==> flow/design.v <==
module module_alu (
    input [15:0] register_A,
    input [15:0] register_B,
	 input sendButton,
    input [2:0] opcode,
    output reg [15:0] result
);
    reg signed [15:0] operand_A;
    reg signed [15:0] operand_B;
    reg signed [31:0] result_c2;   
    parameter LOAD = 0, ADD = 1, ADDI = 2, SUB = 3, SUBI = 4, MUL = 5, CLEAR = 6, DISPLAY = 7;
    always @(*) begin
        result = 16'd0;
        operand_A = 16'd0;
        operand_B = 16'd0;
        result_c2 = 32'd0;
        if (opcode != LOAD && opcode != CLEAR && opcode != DISPLAY) begin
            operand_A = $signed(register_A);
            operand_B = $signed(register_B);
            case (opcode)
					 3'b001: result_c2 = operand_A + operand_B;   
					 3'b010: result_c2 = operand_A + operand_B;   
					 3'b011: result_c2 = operand_A - operand_B;   
					 3'b100: result_c2 = operand_A - operand_B;   
					 3'b101: result_c2 = operand_A * operand_B;   
					 default: result_c2 = result_c2;
				endcase
            if (result_c2 > 32767) begin
                result = 16'h7FFF;
            end else if (result_c2 < -32768) begin
                result = 16'h8000;
            end else begin
                result = result_c2[15:0];   
            end
        end
    end
endmodule
module memory (
    input wire clk,                 
    input wire reset,               
    input wire [3:0] read_reg1,     
    input wire [3:0] read_reg2,     
    input wire [3:0] write_reg,     
    input wire [15:0] write_data,   
    input wire reg_write_en,        
    output [15:0] read_data1,   
    output [15:0] read_data2    
);
    reg [15:0] registers [0:15];
    integer i;
	 assign read_data1 = registers[read_reg1];
	 assign read_data2 = registers[read_reg2];
    always @(posedge clk) begin
        if (reset) begin
            for (i = 0; i < 16; i = i + 1) begin
                registers[i] <= 16'b0;
            end
        end else if (reg_write_en) begin
            registers[write_reg] <= write_data;
        end
    end
endmodule
module lcd (
    input clk_50MHz,
    input reset_n,            
    input system_on,
    input display_enable,
    input [2:0] opcode_last,
    input [3:0] reg_number,
    input [15:0] reg_value,
    output reg [7:0] LCD_DATA,
    output reg LCD_RS,
    output reg LCD_EN,
    output LCD_RW,
    output wire LCD_ON
);
    assign LCD_RW = 1'b0;  
    assign LCD_ON = 1'b1;  
    localparam DELAY_15MS  = 750_000;     
    localparam DELAY_4_1MS = 205_000;     
    localparam DELAY_100US = 5_000;       
    localparam DELAY_40US  = 2_000;       
    localparam DELAY_2MS   = 100_000;     
    localparam [5:0]
        OFF = 0,
        POWER_ON = 1,
        WAIT_15MS = 2,
        FUNC_SET1 = 3,
        PULSE_EN = 4,
        WAIT_4_1MS = 5,
        FUNC_SET2 = 6,
        WAIT_100US1 = 7,
        FUNC_SET3 = 8,
        WAIT_100US2 = 9,
        FUNC_SET_FINAL = 10,
        WAIT_100US3 = 11,
        DISP_OFF = 12,
        WAIT_100US4 = 13,
        DISP_CLEAR = 14,
        WAIT_2MS = 15,
        ENTRY_MODE = 16,
        WAIT_100US5 = 17,
        DISP_ON = 18,
        IDLE = 20,
        SET_ADDR1 = 21,
        WAIT_ADDR1 = 22,
        WRITE_CHAR1 = 23,
        CHECK_LOOP1 = 24,
        SET_ADDR2 = 25,
        WAIT_ADDR2 = 26,
        WRITE_CHAR2 = 27,
        CHECK_LOOP2 = 28,
        CLEAR_SCREEN = 29;
    reg [5:0] state;
    reg [5:0] next_state_after_pulse;
    reg [19:0] delay_cnt;
    reg [4:0] char_index;
    reg [7:0] line1 [0:15];
    reg [7:0] line2 [0:15];
    reg write_pending;
    reg clear_pending;
    reg init_mode;
    reg lcd_ready;  
    wire signed [15:0] signed_value = reg_value;
    reg [15:0] abs_value;
    reg negative;
    reg [19:0] bcd;
    integer i, j;
    always @(*) begin
        negative = (signed_value < 0);
        if (signed_value == 16'sh8000)
            abs_value = 32768;
        else
            abs_value = negative ? -signed_value : signed_value;
        bcd = 0;
        for (i = 15; i >= 0; i = i - 1) begin
            if (bcd[3:0] >= 5) bcd[3:0] = bcd[3:0] + 3;
            if (bcd[7:4] >= 5) bcd[7:4] = bcd[7:4] + 3;
            if (bcd[11:8] >= 5) bcd[11:8] = bcd[11:8] + 3;
            if (bcd[15:12] >= 5) bcd[15:12] = bcd[15:12] + 3;
            if (bcd[19:16] >= 5) bcd[19:16] = bcd[19:16] + 3;
            bcd = {bcd[18:0], abs_value[i]};
        end
    end
    always @(posedge clk_50MHz) begin
        if (!reset_n) begin
            state <= OFF;
            LCD_EN <= 0;
            LCD_RS <= 0;
            LCD_DATA <= 0;
            write_pending <= 0;
            clear_pending <= 0;
            init_mode <= 0;
            lcd_ready <= 0;
            delay_cnt <= 0;
            char_index <= 0;
            for (j = 0; j < 16; j = j + 1) begin
                line1[j] <= " ";
                line2[j] <= " ";
            end
        end else begin
            if (!system_on) begin
                state <= OFF;
                LCD_EN <= 0;
                LCD_RS <= 0;
                LCD_DATA <= 0;
                lcd_ready <= 0;
                for (j = 0; j < 16; j = j + 1) begin
                    line1[j] <= " ";
                    line2[j] <= " ";
                end
            end else begin
                case (state)
                    OFF: begin
                        LCD_DATA <= 8'h00;
                        LCD_EN <= 0;
                        LCD_RS <= 0;
                        lcd_ready <= 0;
                        state <= POWER_ON;
                    end
                    POWER_ON: begin
                        init_mode <= 1;
                        delay_cnt <= 0;
                        state <= WAIT_15MS;
                    end
                    WAIT_15MS: begin
                        delay_cnt <= delay_cnt + 1;
                        if (delay_cnt >= DELAY_15MS) begin
                            delay_cnt <= 0;
                            state <= FUNC_SET1;
                        end
                    end
                    FUNC_SET1: begin
                        LCD_RS <= 0;
                        LCD_DATA <= 8'h30;
                        next_state_after_pulse <= WAIT_4_1MS;
                        state <= PULSE_EN;
                    end
                    WAIT_4_1MS: begin
                        delay_cnt <= delay_cnt + 1;
                        if (delay_cnt >= DELAY_4_1MS) begin
                            delay_cnt <= 0;
                            state <= FUNC_SET2;
                        end
                    end
                    FUNC_SET2: begin
                        LCD_RS <= 0;
                        LCD_DATA <= 8'h30;
                        next_state_after_pulse <= WAIT_100US1;
                        state <= PULSE_EN;
                    end
                    WAIT_100US1: begin
                        delay_cnt <= delay_cnt + 1;
                        if (delay_cnt >= DELAY_100US) begin
                            delay_cnt <= 0;
                            state <= FUNC_SET3;
                        end
                    end
                    FUNC_SET3: begin
                        LCD_RS <= 0;
                        LCD_DATA <= 8'h30;
                        next_state_after_pulse <= WAIT_100US2;
                        state <= PULSE_EN;
                    end
                    WAIT_100US2: begin
                        delay_cnt <= delay_cnt + 1;
                        if (delay_cnt >= DELAY_100US) begin
                            delay_cnt <= 0;
                            state <= FUNC_SET_FINAL;
                        end
                    end
                    FUNC_SET_FINAL: begin
                        LCD_RS <= 0;
                        LCD_DATA <= 8'h38;  
                        next_state_after_pulse <= WAIT_100US3;
                        state <= PULSE_EN;
                    end
                    WAIT_100US3: begin
                        delay_cnt <= delay_cnt + 1;
                        if (delay_cnt >= DELAY_100US) begin
                            delay_cnt <= 0;
                            state <= DISP_OFF;
                        end
                    end
                    DISP_OFF: begin
                        LCD_RS <= 0;
                        LCD_DATA <= 8'h08;
                        next_state_after_pulse <= WAIT_100US4;
                        state <= PULSE_EN;
                    end
                    WAIT_100US4: begin
                        delay_cnt <= delay_cnt + 1;
                        if (delay_cnt >= DELAY_100US) begin
                            delay_cnt <= 0;
                            state <= DISP_CLEAR;
                        end
                    end
                    DISP_CLEAR: begin
                        LCD_RS <= 0;
                        LCD_DATA <= 8'h01;  
                        next_state_after_pulse <= WAIT_2MS;
                        state <= PULSE_EN;
                    end
                    WAIT_2MS: begin
                        delay_cnt <= delay_cnt + 1;
                        if (delay_cnt >= DELAY_2MS) begin
                            delay_cnt <= 0;
                            if (init_mode)
                                state <= ENTRY_MODE;
                            else begin
                                state <= IDLE;
                                clear_pending <= 0;
                            end
                        end
                    end
                    ENTRY_MODE: begin
                        LCD_RS <= 0;
                        LCD_DATA <= 8'h06;  
                        next_state_after_pulse <= WAIT_100US5;
                        state <= PULSE_EN;
                    end
                    WAIT_100US5: begin
                        delay_cnt <= delay_cnt + 1;
                        if (delay_cnt >= DELAY_100US) begin
                            delay_cnt <= 0;
                            state <= DISP_ON;
                        end
                    end
                    DISP_ON: begin
                        LCD_RS <= 0;
                        LCD_DATA <= 8'h0C;  
                        next_state_after_pulse <= IDLE;
                        state <= PULSE_EN;
                    end
                    IDLE: begin
                        init_mode <= 0;
                        lcd_ready <= 1;   
                        LCD_EN <= 0;
                        if (display_enable && lcd_ready) begin
                            for (j = 0; j < 16; j = j + 1) begin
                                line1[j] <= " ";
                                line2[j] <= " ";
                            end
                            case (opcode_last)
                                3'b000: begin 
                                    line1[0] <= "L"; line1[1] <= "O"; line1[2] <= "A"; line1[3] <= "D"; 
                                end
                                3'b001: begin 
                                    line1[0] <= "A"; line1[1] <= "D"; line1[2] <= "D"; 
                                end
                                3'b010: begin 
                                    line1[0] <= "A"; line1[1] <= "D"; line1[2] <= "D"; line1[3] <= "I"; 
                                end
                                3'b011: begin 
                                    line1[0] <= "S"; line1[1] <= "U"; line1[2] <= "B"; 
                                end
                                3'b100: begin 
                                    line1[0] <= "S"; line1[1] <= "U"; line1[2] <= "B"; line1[3] <= "I"; 
                                end
                                3'b101: begin 
                                    line1[0] <= "M"; line1[1] <= "U"; line1[2] <= "L"; 
                                end
                                3'b110: begin
                                    line1[0] <= "C"; line1[1] <= "L"; line1[2] <= "E";
                                    line1[3] <= "A"; line1[4] <= "R";
                                end
                                3'b111: begin 
                                    line1[0] <= "D"; line1[1] <= "P"; line1[2] <= "L"; 
                                end
                                default: begin 
                                end
                            endcase
                            if (opcode_last == 3'b110) begin
                                clear_pending <= 0;
                            end else begin
                                line2[0] <= "[";
										  line2[1] <= 8'h30 + reg_number[3];
                                line2[2] <= 8'h30 + reg_number[2];
                                line2[3] <= 8'h30 + reg_number[1];
                                line2[4] <= 8'h30 + reg_number[0];
                                line2[5] <= "]";
                                line2[10] <= negative ? "-" : "+";
                                line2[11] <= (bcd[19:16] == 0) ? " " : 8'h30 + bcd[19:16];
                                line2[12] <= (bcd[15:12] == 0 && bcd[19:16] == 0) ? " " : 8'h30 + bcd[15:12];
                                line2[13] <= 8'h30 + bcd[11:8];
                                line2[14] <= 8'h30 + bcd[7:4];
                                line2[15] <= 8'h30 + bcd[3:0];
                                clear_pending <= 0;
                            end
                            write_pending <= 1;
                            lcd_ready <= 0;   
                            state <= IDLE;    
                        end else if (write_pending) begin
                            if (clear_pending) begin
                                state <= CLEAR_SCREEN;
                                write_pending <= 0;
                            end else begin
                                char_index <= 0;
                                state <= SET_ADDR1;
                            end
                        end
                    end
                    SET_ADDR1: begin
                        LCD_RS <= 0;
                        LCD_DATA <= 8'h80;   
                        next_state_after_pulse <= WAIT_ADDR1;
                        state <= PULSE_EN;
                    end
                    WAIT_ADDR1: begin
                        delay_cnt <= delay_cnt + 1;
                        if (delay_cnt >= DELAY_40US) begin
                            delay_cnt <= 0;
                            state <= WRITE_CHAR1;
                        end
                    end
                    WRITE_CHAR1: begin
                        LCD_RS <= 1;
                        LCD_DATA <= line1[char_index];
                        next_state_after_pulse <= CHECK_LOOP1;
                        state <= PULSE_EN;
                    end
                    CHECK_LOOP1: begin
                        delay_cnt <= delay_cnt + 1;
                        if (delay_cnt >= DELAY_40US) begin
                            delay_cnt <= 0;
                            if (char_index == 15) begin
                                char_index <= 0;
                                state <= SET_ADDR2;
                            end else begin
                                char_index <= char_index + 1;
                                state <= WRITE_CHAR1;
                            end
                        end
                    end
                    SET_ADDR2: begin
                        LCD_RS <= 0;
                        LCD_DATA <= 8'hC0;  
                        next_state_after_pulse <= WAIT_ADDR2;
                        state <= PULSE_EN;
                    end
                    WAIT_ADDR2: begin
                        delay_cnt <= delay_cnt + 1;
                        if (delay_cnt >= DELAY_40US) begin
                            delay_cnt <= 0;
                            state <= WRITE_CHAR2;
                        end
                    end
                    WRITE_CHAR2: begin
                        LCD_RS <= 1;
                        LCD_DATA <= line2[char_index];
                        next_state_after_pulse <= CHECK_LOOP2;
                        state <= PULSE_EN;
                    end
                    CHECK_LOOP2: begin
                        delay_cnt <= delay_cnt + 1;
                        if (delay_cnt >= DELAY_40US) begin
                            delay_cnt <= 0;
                            if (char_index == 15) begin
                                char_index <= 0;
                                write_pending <= 0;
                                state <= IDLE;
                            end else begin
                                char_index <= char_index + 1;
                                state <= WRITE_CHAR2;
                            end
                        end
                    end
                    CLEAR_SCREEN: begin
                        LCD_RS <= 0;
                        LCD_DATA <= 8'h01;
                        next_state_after_pulse <= WAIT_2MS;
                        state <= PULSE_EN;
                    end
                    PULSE_EN: begin
                        if (delay_cnt == 0) begin
                            LCD_EN <= 1;
                        end
                        delay_cnt <= delay_cnt + 1;
                        if (delay_cnt >= DELAY_40US) begin
                            LCD_EN <= 0;
                            delay_cnt <= 0;
                            state <= next_state_after_pulse;
                        end
                    end
                    default: begin
                        state <= OFF;
                    end
                endcase
            end
        end
    end
endmodule
module module_mini_cpu(
    input clk,               
    input rst,               
    input power,             
    input send,              
    input [17:0] switches,   
    output wire [7:0] data,  
    output wire rs,          
    output wire rw,          
    output wire en,          
    output wire lcd_on,      
    output wire lcd_blon     
);
    localparam OFF        = 3'd0;
    localparam IDLE       = 3'd1;
    localparam FETCH      = 3'd2;
    localparam DECODE     = 3'd3;
    localparam EXECUTE    = 3'd4;
    localparam UPDATE_LCD = 3'd5;
    reg [2:0] state;
    reg system_on;
    reg prev_power;
    reg prev_send;
    reg [2:0] opcode;
    reg [3:0] dest_reg;
    reg [3:0] src1_reg;
    reg [3:0] src2_reg;
    reg [15:0] immediate;
    reg use_immediate;
    reg is_load;
    wire [15:0] mem_read_data1;
    wire [15:0] mem_read_data2;
    reg [3:0] mem_read_addr1;
    reg [3:0] mem_read_addr2;
    reg [3:0] mem_write_addr;
    reg [15:0] mem_write_data;
    reg mem_write_en;
    reg mem_reset;
    wire [15:0] alu_result;
    wire [15:0] alu_in_A;
    wire [15:0] alu_in_B;
    assign alu_in_A = mem_read_data1;
    assign alu_in_B = (use_immediate) ? immediate : mem_read_data2;
    reg lcd_update_en;
    wire [15:0] lcd_reg_value;
    memory mem_inst (
        .clk(clk),
        .reset(mem_reset),
        .read_reg1(mem_read_addr1),
        .read_reg2(mem_read_addr2),
        .write_reg(mem_write_addr),
        .write_data(mem_write_data),
        .reg_write_en(mem_write_en),
        .read_data1(mem_read_data1),
        .read_data2(mem_read_data2)
    );
    module_alu alu_inst (
        .register_A(alu_in_A),
        .register_B(alu_in_B),
		  .sendButton(send),
        .opcode(opcode),
        .result(alu_result)
    );
    lcd lcd_inst (
        .clk_50MHz(clk),
        .reset_n(system_on & ~rst),     
        .system_on(system_on),
        .display_enable(lcd_update_en),
        .opcode_last(opcode),
        .reg_number(src1_reg),  
        .reg_value(lcd_reg_value),
        .LCD_DATA(data),
        .LCD_RS(rs),
        .LCD_EN(en),
        .LCD_RW(rw),
        .LCD_ON(lcd_on) 
    );
    assign lcd_reg_value = (opcode == 3'b111) ? mem_read_data1 : mem_write_data;
    assign lcd_blon = 1'b0;
    always @(posedge clk) begin
      if (rst) begin
        state <= OFF;
        system_on <= 0;
        prev_power <= 1;
        prev_send <= 1;
        mem_read_addr1 <= 0;
        mem_read_addr2 <= 0;
        mem_write_addr <= 0;
        mem_write_data <= 0;
        mem_write_en <= 0;
        mem_reset <= 0;
        lcd_update_en <= 0;
      end else begin
        prev_power <= power;
        prev_send <= send;
        if (power && !prev_power) begin
            system_on <= ~system_on;
            if (system_on) begin
                state <= OFF;
                mem_reset <= 1;
            end else begin      
                state <= IDLE;
                mem_reset <= 1;  
            end
        end
        if (system_on) begin
            if (mem_reset) begin
                mem_reset <= 0;
            end
            case (state)
                OFF: begin
                    mem_write_en <= 0;
                    lcd_update_en <= 0;
                end
                IDLE: begin
                    mem_write_en <= 0;
                    lcd_update_en <= 0;
                    if (send && !prev_send) begin
                        state <= FETCH;
                    end
                end
                FETCH: begin
                    state <= DECODE;
                end
                DECODE: begin
                    if (switches[17:15] == 3'b010 || switches[17:15] == 3'b100 || switches[17:15] == 3'b101) begin 
                        opcode <= switches[17:15];
                        dest_reg <= switches[14:11];
                        src1_reg <= switches[10:7];
                        immediate <= switches[6] ? -{10'd0, switches[5:0]} : {10'd0, switches[5:0]};
                        use_immediate <= 1;
                        is_load <= 0;
                        mem_read_addr1 <= switches[10:7];
                        mem_read_addr2 <= 4'b0;  
                    end
                    else if (switches[17:15] == 3'b001 || switches[17:15] == 3'b011) begin 
                        opcode <= switches[17:15];
                        dest_reg <= switches[14:11];
                        src1_reg <= switches[10:7];
                        src2_reg <= switches[6:3];
                        use_immediate <= 0;
                        is_load <= 0;
                        mem_read_addr1 <= switches[10:7];
                        mem_read_addr2 <= switches[6:3];
                    end
                    else if (switches[17:15] == 3'b000) begin 
                        opcode <= 3'b000;
                        dest_reg <= switches[14:11];
                        immediate <= switches[10] ? -{10'd0, switches[9:4]} : {10'd0, switches[9:4]};
                        use_immediate <= 1;
                        is_load <= 1;
                    end
                    else begin 
                        if (switches[17:15] == 3'b111) begin  
                            opcode <= 3'b111;
                            src1_reg <= switches[14:11];  
                            mem_read_addr1 <= switches[14:11];  
                            use_immediate <= 0;
                            is_load <= 0;
                        end else begin  
                            opcode <= 3'b110;
                            mem_reset <= 1;
                            use_immediate <= 0;
                            is_load <= 0;
                        end
                    end
                    state <= EXECUTE;
                end
                EXECUTE: begin
                    if (opcode == 3'b110) begin
                        mem_reset <= 0;
                    end
                    if (opcode != 3'b111 && opcode != 3'b110) begin
                        mem_write_en <= 1;
                        mem_write_addr <= dest_reg;
                        if (is_load) mem_write_data <= immediate;
                        else mem_write_data <= alu_result;
                    end
                    state <= UPDATE_LCD;
                end
                UPDATE_LCD: begin
                    mem_write_en <= 0;
                    if (opcode != 3'b111) src1_reg <= dest_reg;
                    lcd_update_en <= 1;
                    state <= IDLE;
                end
                default: state <= IDLE;
            endcase
        end
      end
    end
endmodule
Step by step through the tools: module_mini_cpu
What the tools print for module_mini_cpu, step after step. Lines are those of the file above, counted from 1. Operators: Yosys type, input widths -> output width; for muxes data width and select width s. Not given: n/a

Design top: module_mini_cpu. Clock: clk. Cell library: sky130hd. Library corner: tt_025C_1v80.

Elaborated design
Source: Yosys, flattened and elaborated. Widths are those after wreduce. Print and check cells do not count. Yosys's memory passes give these memory sizes; they may raise the number of words (mostly to a power of two), join words into wider ones and drop unused or constant bits.

Under add/subtract/negate cells stands 81. Multipliers: 1. Under order comparisons stands 73. Under equal/unequal tests stands 93. The entry for muxes and demuxes reads 198. For bitwise logic cells the number is 3. The entry for reductions and logical operators reads 75.

Operator list (count): $mul 16x16->32 (1); $mux 4 (73); $ge 4x3->1 const B (60); $mux 16 (15); $add 4x2->4 const B (50); $pmux 20 s6 (1); $pmux 8 s13 (1); $pmux 6 s17 (1); $mux 20 (5); $pmux 32 s3 (1); $mux 8 (12); $pmux 8 s6 (2); $mux 6 (15); $pmux 8 s11 (1); $pmux 8 s5 (2); $eq 6x5->1 const B (13); $pmux 6 s12 (1); $mux 3 (19); $eq 6x4->1 const B (8); $ne 2x1->1 const B (18); $add 6x4->7 const A (5); $gt 32x16->1 const B (1); $lt 32x16->1 const B (1); $eq 4x4->1 const B (8); $neg 6->16 (2); $mux 32 (1); $add 3x2->3 const B (10); $add 6x1->7 const A (4).

Other operator kinds: 63; their cells: 193.

The figure for register bits is 253. For memory bits (writable) the number is 256. The entry for memories reads 1. Under input bits stands 22. Under output and inout port bits stands 13. The figure for elaborated cells is 570.

Memory list: mem_inst.registers (depth 16, width 16, line 49) `reg [15:0] registers [0:15];`.

Longest topological paths
Longest topological path by Yosys (ltp), each cell counted once; first at word level (registers and memories cut), then after technology mapping (sequential cells cut; the memories' decode and read muxes count).

Under depth in word-level cells stands 39. For ABC_AREA the number is 0. Depth in mapped cells: 86.

Netlist
The flow's flattened synthesis, as Yosys stat reports it; memories are mapped. The netlist is that of the ABC_AREA named above (0 if unset); the other value can give another one. The area totals of this step are shown rounded.

Under cell count stands 4093. Under chip area (Yosys) stands 38800 um^2. For area of sequential cells the number is 11400 um^2. The entry for flip-flop cells reads 429.

Cells by type (count): sky130_fd_sc_hd__edfxtp_1 (285); sky130_fd_sc_hd__fa_1 (264); sky130_fd_sc_hd__dfxtp_1 (144); sky130_fd_sc_hd__mux4_2 (123); sky130_fd_sc_hd__ha_1 (166); sky130_fd_sc_hd__and2_1 (290); sky130_fd_sc_hd__nand2_1 (390); sky130_fd_sc_hd__nor2_1 (387); sky130_fd_sc_hd__inv_1 (375); sky130_fd_sc_hd__a21oi_1 (213); sky130_fd_sc_hd__mux2i_1 (87); sky130_fd_sc_hd__o21ai_0 (146); sky130_fd_sc_hd__clkbuf_1 (172); sky130_fd_sc_hd__mux2_2 (53); sky130_fd_sc_hd__xnor2_1 (58); sky130_fd_sc_hd__nand3_1 (80); sky130_fd_sc_hd__nand2b_1 (43); sky130_fd_sc_hd__nor3_1 (49).

Other cell types: 86; their cells: 768. The figures by module come from a second, unflattened synthesis with its own total; it is not the netlist above.

The figure for cells (unflattened synthesis) is 4225. The entry for area (unflattened synthesis) reads 40300 um^2.

Each row is one instance without its submodules.

By module: memory (instances 1, cells 859, area 13400 um^2, sequential area 7690 um^2); module_alu (instances 1, cells 1501, area 12400 um^2, sequential area 0.0 um^2); lcd (instances 1, cells 1525, area 11000 um^2, sequential area 2070 um^2); module_mini_cpu (instances 1, cells 340, area 3410 um^2, sequential area 1520 um^2).

Path before layout
Source: OpenSTA report_checks on the synthesized netlist (no wires, ideal clock, input and output delay 20% of the period each), path of least setup slack; recovery checks are left aside. Register names are those of the netlist, which keeps one name where synthesis merged equal registers.

Path kind: reg-to-reg. From: reg (name not given). To: reg lcd_inst.line2[15][2]. The figure for clock period is 20000 ps. For setup time the number is 117 ps. Under time at the first pin stands 0 ps. The figure for arrival time is 14908 ps. Data required time: 19883 ps. For path slack the number is 4975 ps. For path delay the number is 15025 ps. The entry for stages reads 83. The figure for synthesis period reached is 15025 ps.

"path delay" = arrival - input delay + setup time. "stages" counts driving pins, that of a launching flip-flop among them; a cell with two outputs on the path counts twice. "synthesis period reached" is the clock period less the worst setup slack; recovery checks do not enter. This is arithmetic on one report: input and output delays are still those of the set period (20% each). At most two assigning lines are given for a register; there are more.

Cells stage by stage: sky130_fd_sc_hd__dfxtp_1 > sky130_fd_sc_hd__buf_2 > sky130_fd_sc_hd__buf_2 > sky130_fd_sc_hd__buf_1 > sky130_fd_sc_hd__mux4_2 > sky130_fd_sc_hd__mux2_2 > sky130_fd_sc_hd__o21ai_1 > sky130_fd_sc_hd__nor2_1 > sky130_fd_sc_hd__a21oi_1 > sky130_fd_sc_hd__ha_1 > sky130_fd_sc_hd__inv_1 > sky130_fd_sc_hd__a311oi_1 > sky130_fd_sc_hd__nor4b_2 > sky130_fd_sc_hd__a22oi_1 > sky130_fd_sc_hd__a211oi_4 > sky130_fd_sc_hd__ha_1 > sky130_fd_sc_hd__inv_1 > sky130_fd_sc_hd__ha_1 > (+47 left out) > sky130_fd_sc_hd__nor3_1 > sky130_fd_sc_hd__a211o_1 > sky130_fd_sc_hd__a2bb2oi_1 > sky130_fd_sc_hd__clkbuf_1 > sky130_fd_sc_hd__nand2b_1 > sky130_fd_sc_hd__a21oi_1 > sky130_fd_sc_hd__xnor2_1 > sky130_fd_sc_hd__ha_1 > sky130_fd_sc_hd__nand2b_1 > sky130_fd_sc_hd__nand2_1 > sky130_fd_sc_hd__a21oi_1 > sky130_fd_sc_hd__nor3_1 > sky130_fd_sc_hd__xnor2_1 > sky130_fd_sc_hd__ha_1 > sky130_fd_sc_hd__nand2b_1 > sky130_fd_sc_hd__a21boi_0 > sky130_fd_sc_hd__mux2i_1 > sky130_fd_sc_hd__a22o_1.

Ends and longest elaborated chain, post-synthesis: end: assignment (line 159) `line2[j] <= " ";`; end: assignment (line 170) `line2[j] <= " ";`; end: declaration (line 119) `reg [7:0] line2 [0:15];`.

Chain of elaborated cells between the ends: none given.

Worst path after layout
Path of least setup slack in the final report of run 1 (OpenROAD, finished layout, wires in). Where an end is a register, its clock arrival counts in the times. The path's times are printed in steps of 10 ps; the period is the one set.

Path kind: reg-to-reg. From: mem mem_inst.registers[12][1]. To: reg lcd_inst.line2[14][3]. The figure for clock period is 12800 ps. For setup time the number is 90 ps. Under time at the first pin stands 650 ps. The figure for arrival time is 15880 ps. Data required time: 13370 ps. For path slack the number is -2510 ps. The entry for stages reads 82.

At most two assigning lines are given for a register; there are more.

Cells stage by stage: sky130_fd_sc_hd__edfxtp_1 > sky130_fd_sc_hd__mux4_2 > sky130_fd_sc_hd__mux2i_1 > sky130_fd_sc_hd__nand2_1 > sky130_fd_sc_hd__o21ai_4 > sky130_fd_sc_hd__nor2_1 > sky130_fd_sc_hd__a21oi_2 > sky130_fd_sc_hd__ha_4 > sky130_fd_sc_hd__inv_4 > sky130_fd_sc_hd__a311oi_4 > sky130_fd_sc_hd__nor4b_4 > sky130_fd_sc_hd__a22oi_2 > sky130_fd_sc_hd__a211oi_4 > sky130_fd_sc_hd__ha_2 > sky130_fd_sc_hd__inv_2 > sky130_fd_sc_hd__ha_4 > sky130_fd_sc_hd__buf_4 > sky130_fd_sc_hd__buf_4 > (+46 left out) > sky130_fd_sc_hd__nor2_1 > sky130_fd_sc_hd__o32a_1 > sky130_fd_sc_hd__a21oi_4 > sky130_fd_sc_hd__xnor2_2 > sky130_fd_sc_hd__ha_2 > sky130_fd_sc_hd__nand2b_4 > sky130_fd_sc_hd__nand2_4 > sky130_fd_sc_hd__nor3_2 > sky130_fd_sc_hd__o21bai_1 > sky130_fd_sc_hd__o211ai_1 > sky130_fd_sc_hd__inv_1 > sky130_fd_sc_hd__ha_4 > sky130_fd_sc_hd__inv_4 > sky130_fd_sc_hd__buf_6 > sky130_fd_sc_hd__nand2_2 > sky130_fd_sc_hd__mux2i_4 > sky130_fd_sc_hd__a22oi_2 > sky130_fd_sc_hd__nor2_1.

Ends and longest elaborated chain, post-layout: start: declaration (line 49) `reg [15:0] registers [0:15];`; end: assignment (line 159) `line2[j] <= " ";`; end: assignment (line 170) `line2[j] <= " ";`; end: declaration (line 119) `reg [7:0] line2 [0:15];`.

Chain of elaborated cells between the ends: none given.

Measured data: module module_mini_cpu, platform sky130hd, 5 stored runs of the flow under differing settings, order arbitrary. Input and output delays are each 20% of the period that was set; the output load is 0.01 pF. By "achieved clock period" is meant the clock period of the run minus its worst setup slack. This is arithmetic on one report: input and output delays are still those of the set period (20% each). "time on the worst setup path" = time allowed to the worst setup path (clock period - input delay - output delay, where it has them) - its slack; a late launch clock adds to it, a late capture clock takes from it. "total power of the final layout" is the tool's figure for a default switching activity; nothing was simulated. "time on the worst setup path" is known to 10 ps. Measured values are rounded.

Files of run 1:
==> flow/run.sh <==
#!/bin/bash
# the make line also repeats the synthesis and layout settings of config.mk as NAME=value (left out here)
make -C /OpenROAD-flow-scripts/flow DESIGN_CONFIG=/design/flow/config.mk WORK_HOME=/design/flow/orfs CLKGATE_MAP_FILE= finish
==> flow/config.mk <==
export PLATFORM = sky130hd
export DESIGN_NAME = module_mini_cpu
export DESIGN_NICKNAME = module_mini_cpu
export VERILOG_FILES = /design/flow/design.v
export SDC_FILE = /design/flow/constraint.sdc
export NUM_CORES = 4
export LEC_CHECK = 0
export CAP_MARGIN = 20
export CELL_PAD_IN_SITES_DETAIL_PLACEMENT = 2
export CELL_PAD_IN_SITES_GLOBAL_PLACEMENT = 1
export CORE_ASPECT_RATIO = 0.53
export CORE_MARGIN = 3
export CORE_UTILIZATION = 38
export CTS_CLUSTER_SIZE = 11
export HOLD_SLACK_MARGIN = 0.11
export MAX_ROUTING_LAYER = met4
export MIN_ROUTING_LAYER = met1
export PLACE_DENSITY_LB_ADDON = 0.21
export SETUP_SLACK_MARGIN = 3.15
export SLEW_MARGIN = 40
export TNS_END_PERCENT = 10
==> flow/constraint.sdc <==
create_clock -name core_clock -period 12.8 [get_ports {clk}]
set_input_delay 2.5600 -clock core_clock [delete_from_list [all_inputs] [get_ports {clk}]]
set_output_delay 2.5600 -clock core_clock [all_outputs]
set_load 0.01 [all_outputs]

Results of run 1. The summed negative setup slack is -47000 ps. The achieved clock period comes to 15309 ps. The overall die area is 106000 um^2. The area of the standard cells in the finished layout reads 47500 um^2. The measured synthesized cell area is 38800 um^2. The post-layout utilization comes to 47.4 %. The measured total power of the final layout is 5.91 mW. The measured time on the worst setup path is 15310 ps. Kind of the worst setup path: reg-to-reg. The post-route worst hold slack stands at 447 ps. The smallest setup slack reads -2510 ps.

Files of run 2:
==> flow/run.sh <==
#!/bin/bash
# the make line also repeats the synthesis and layout settings of config.mk as NAME=value (left out here)
make -C /OpenROAD-flow-scripts/flow DESIGN_CONFIG=/design/flow/config.mk WORK_HOME=/design/flow/orfs CLKGATE_MAP_FILE= finish
==> flow/config.mk <==
export PLATFORM = sky130hd
export DESIGN_NAME = module_mini_cpu
export DESIGN_NICKNAME = module_mini_cpu
export VERILOG_FILES = /design/flow/design.v
export SDC_FILE = /design/flow/constraint.sdc
export NUM_CORES = 4
export LEC_CHECK = 0
export CAP_MARGIN = 20
export CORE_MARGIN = 2
export CORE_UTILIZATION = 40
export PLACE_DENSITY = 0.6
export SLEW_MARGIN = 20
==> flow/constraint.sdc <==
create_clock -name core_clock -period 20.0 [get_ports {clk}]
set_input_delay 4.0000 -clock core_clock [delete_from_list [all_inputs] [get_ports {clk}]]
set_output_delay 4.0000 -clock core_clock [all_outputs]
set_load 0.01 [all_outputs]

Results of run 2. The smallest setup slack reads 2340 ps. The summed negative setup slack is 0 ps. The area of the standard cells in the finished layout reads 41900 um^2. The measured synthesized cell area is 38800 um^2. The achieved clock period comes to 17659 ps. The measured total power of the final layout is 3.12 mW. The post-route worst hold slack stands at 447 ps. The measured time on the worst setup path is 17660 ps. Kind of the worst setup path: reg-to-reg. The overall die area is 99600 um^2. The post-layout utilization comes to 43.5 %.

Files of run 3:
==> flow/run.sh <==
#!/bin/bash
# the make line also repeats the synthesis and layout settings of config.mk as NAME=value (left out here)
make -C /OpenROAD-flow-scripts/flow DESIGN_CONFIG=/design/flow/config.mk WORK_HOME=/design/flow/orfs CLKGATE_MAP_FILE= finish
==> flow/config.mk <==
export PLATFORM = sky130hd
export DESIGN_NAME = module_mini_cpu
export DESIGN_NICKNAME = module_mini_cpu
export VERILOG_FILES = /design/flow/design.v
export SDC_FILE = /design/flow/constraint.sdc
export NUM_CORES = 4
export LEC_CHECK = 0
export CAP_MARGIN = 10
export CELL_PAD_IN_SITES_GLOBAL_PLACEMENT = 3
export CORE_ASPECT_RATIO = 1.05
export CORE_MARGIN = 2
export CORE_UTILIZATION = 50
export CTS_CLUSTER_SIZE = 56
export GPL_ROUTABILITY_DRIVEN = 1
export GPL_TIMING_DRIVEN = 1
export MIN_ROUTING_LAYER = met2
export PLACE_DENSITY_LB_ADDON = 0.04
export SETUP_SLACK_MARGIN = 1.97
export SLEW_MARGIN = 20
==> flow/constraint.sdc <==
create_clock -name core_clock -period 19.0 [get_ports {clk}]
set_input_delay 3.8000 -clock core_clock [delete_from_list [all_inputs] [get_ports {clk}]]
set_output_delay 3.8000 -clock core_clock [all_outputs]
set_load 0.01 [all_outputs]

Outcome of run 3: incomplete, placement halted on FLW-0024.

Files of run 4:
==> flow/run.sh <==
#!/bin/bash
# the make line also repeats the synthesis and layout settings of config.mk as NAME=value (left out here)
make -C /OpenROAD-flow-scripts/flow DESIGN_CONFIG=/design/flow/config.mk WORK_HOME=/design/flow/orfs CLKGATE_MAP_FILE= finish
==> flow/config.mk <==
export PLATFORM = sky130hd
export DESIGN_NAME = module_mini_cpu
export DESIGN_NICKNAME = module_mini_cpu
export VERILOG_FILES = /design/flow/design.v
export SDC_FILE = /design/flow/constraint.sdc
export NUM_CORES = 4
export LEC_CHECK = 0
export ABC_AREA = 1
export CAP_MARGIN = 20
export CORE_MARGIN = 2
export CORE_UTILIZATION = 40
export CTS_CLUSTER_DIAMETER = 128
export CTS_CLUSTER_SIZE = 18
export GPL_TIMING_DRIVEN = 1
export MAX_ROUTING_LAYER = met4
export SETUP_SLACK_MARGIN = 0.83
export SLEW_MARGIN = 35
==> flow/constraint.sdc <==
create_clock -name core_clock -period 20.0 [get_ports {clk}]
set_input_delay 4.0000 -clock core_clock [delete_from_list [all_inputs] [get_ports {clk}]]
set_output_delay 4.0000 -clock core_clock [all_outputs]
set_load 0.01 [all_outputs]

Results of run 4. The post-route worst hold slack stands at 453 ps. The overall die area is 97100 um^2. The measured total power of the final layout is 2.97 mW. The measured time on the worst setup path is 13900 ps. Kind of the worst setup path: reg-to-reg. The post-layout utilization comes to 42.7 %. The achieved clock period comes to 13901 ps. The smallest setup slack reads 6100 ps. The measured synthesized cell area is 37800 um^2. The area of the standard cells in the finished layout reads 39900 um^2. The summed negative setup slack is 0 ps.

Files of run 5:
==> flow/run.sh <==
#!/bin/bash
# the make line also repeats the synthesis and layout settings of config.mk as NAME=value (left out here)
make -C /OpenROAD-flow-scripts/flow DESIGN_CONFIG=/design/flow/config.mk WORK_HOME=/design/flow/orfs CLKGATE_MAP_FILE= finish
==> flow/config.mk <==
export PLATFORM = sky130hd
export DESIGN_NAME = module_mini_cpu
export DESIGN_NICKNAME = module_mini_cpu
export VERILOG_FILES = /design/flow/design.v
export SDC_FILE = /design/flow/constraint.sdc
export NUM_CORES = 4
export LEC_CHECK = 0
export ABC_AREA = 1
export CAP_MARGIN = 20
export CELL_PAD_IN_SITES_DETAIL_PLACEMENT = 2
export CORE_MARGIN = 2
export CORE_UTILIZATION = 53
export CTS_CLUSTER_SIZE = 35
export HOLD_SLACK_MARGIN = -0.04
export MAX_ROUTING_LAYER = met5
export PLACE_DENSITY_LB_ADDON = 0.23
export SETUP_SLACK_MARGIN = 0.37
export SLEW_MARGIN = 20
export TNS_END_PERCENT = 65
==> flow/constraint.sdc <==
create_clock -name core_clock -period 29.7 [get_ports {clk}]
set_input_delay 5.9400 -clock core_clock [delete_from_list [all_inputs] [get_ports {clk}]]
set_output_delay 5.9400 -clock core_clock [all_outputs]
set_load 0.01 [all_outputs]

Outcome of run 5: incomplete, placement halted on a tool error.
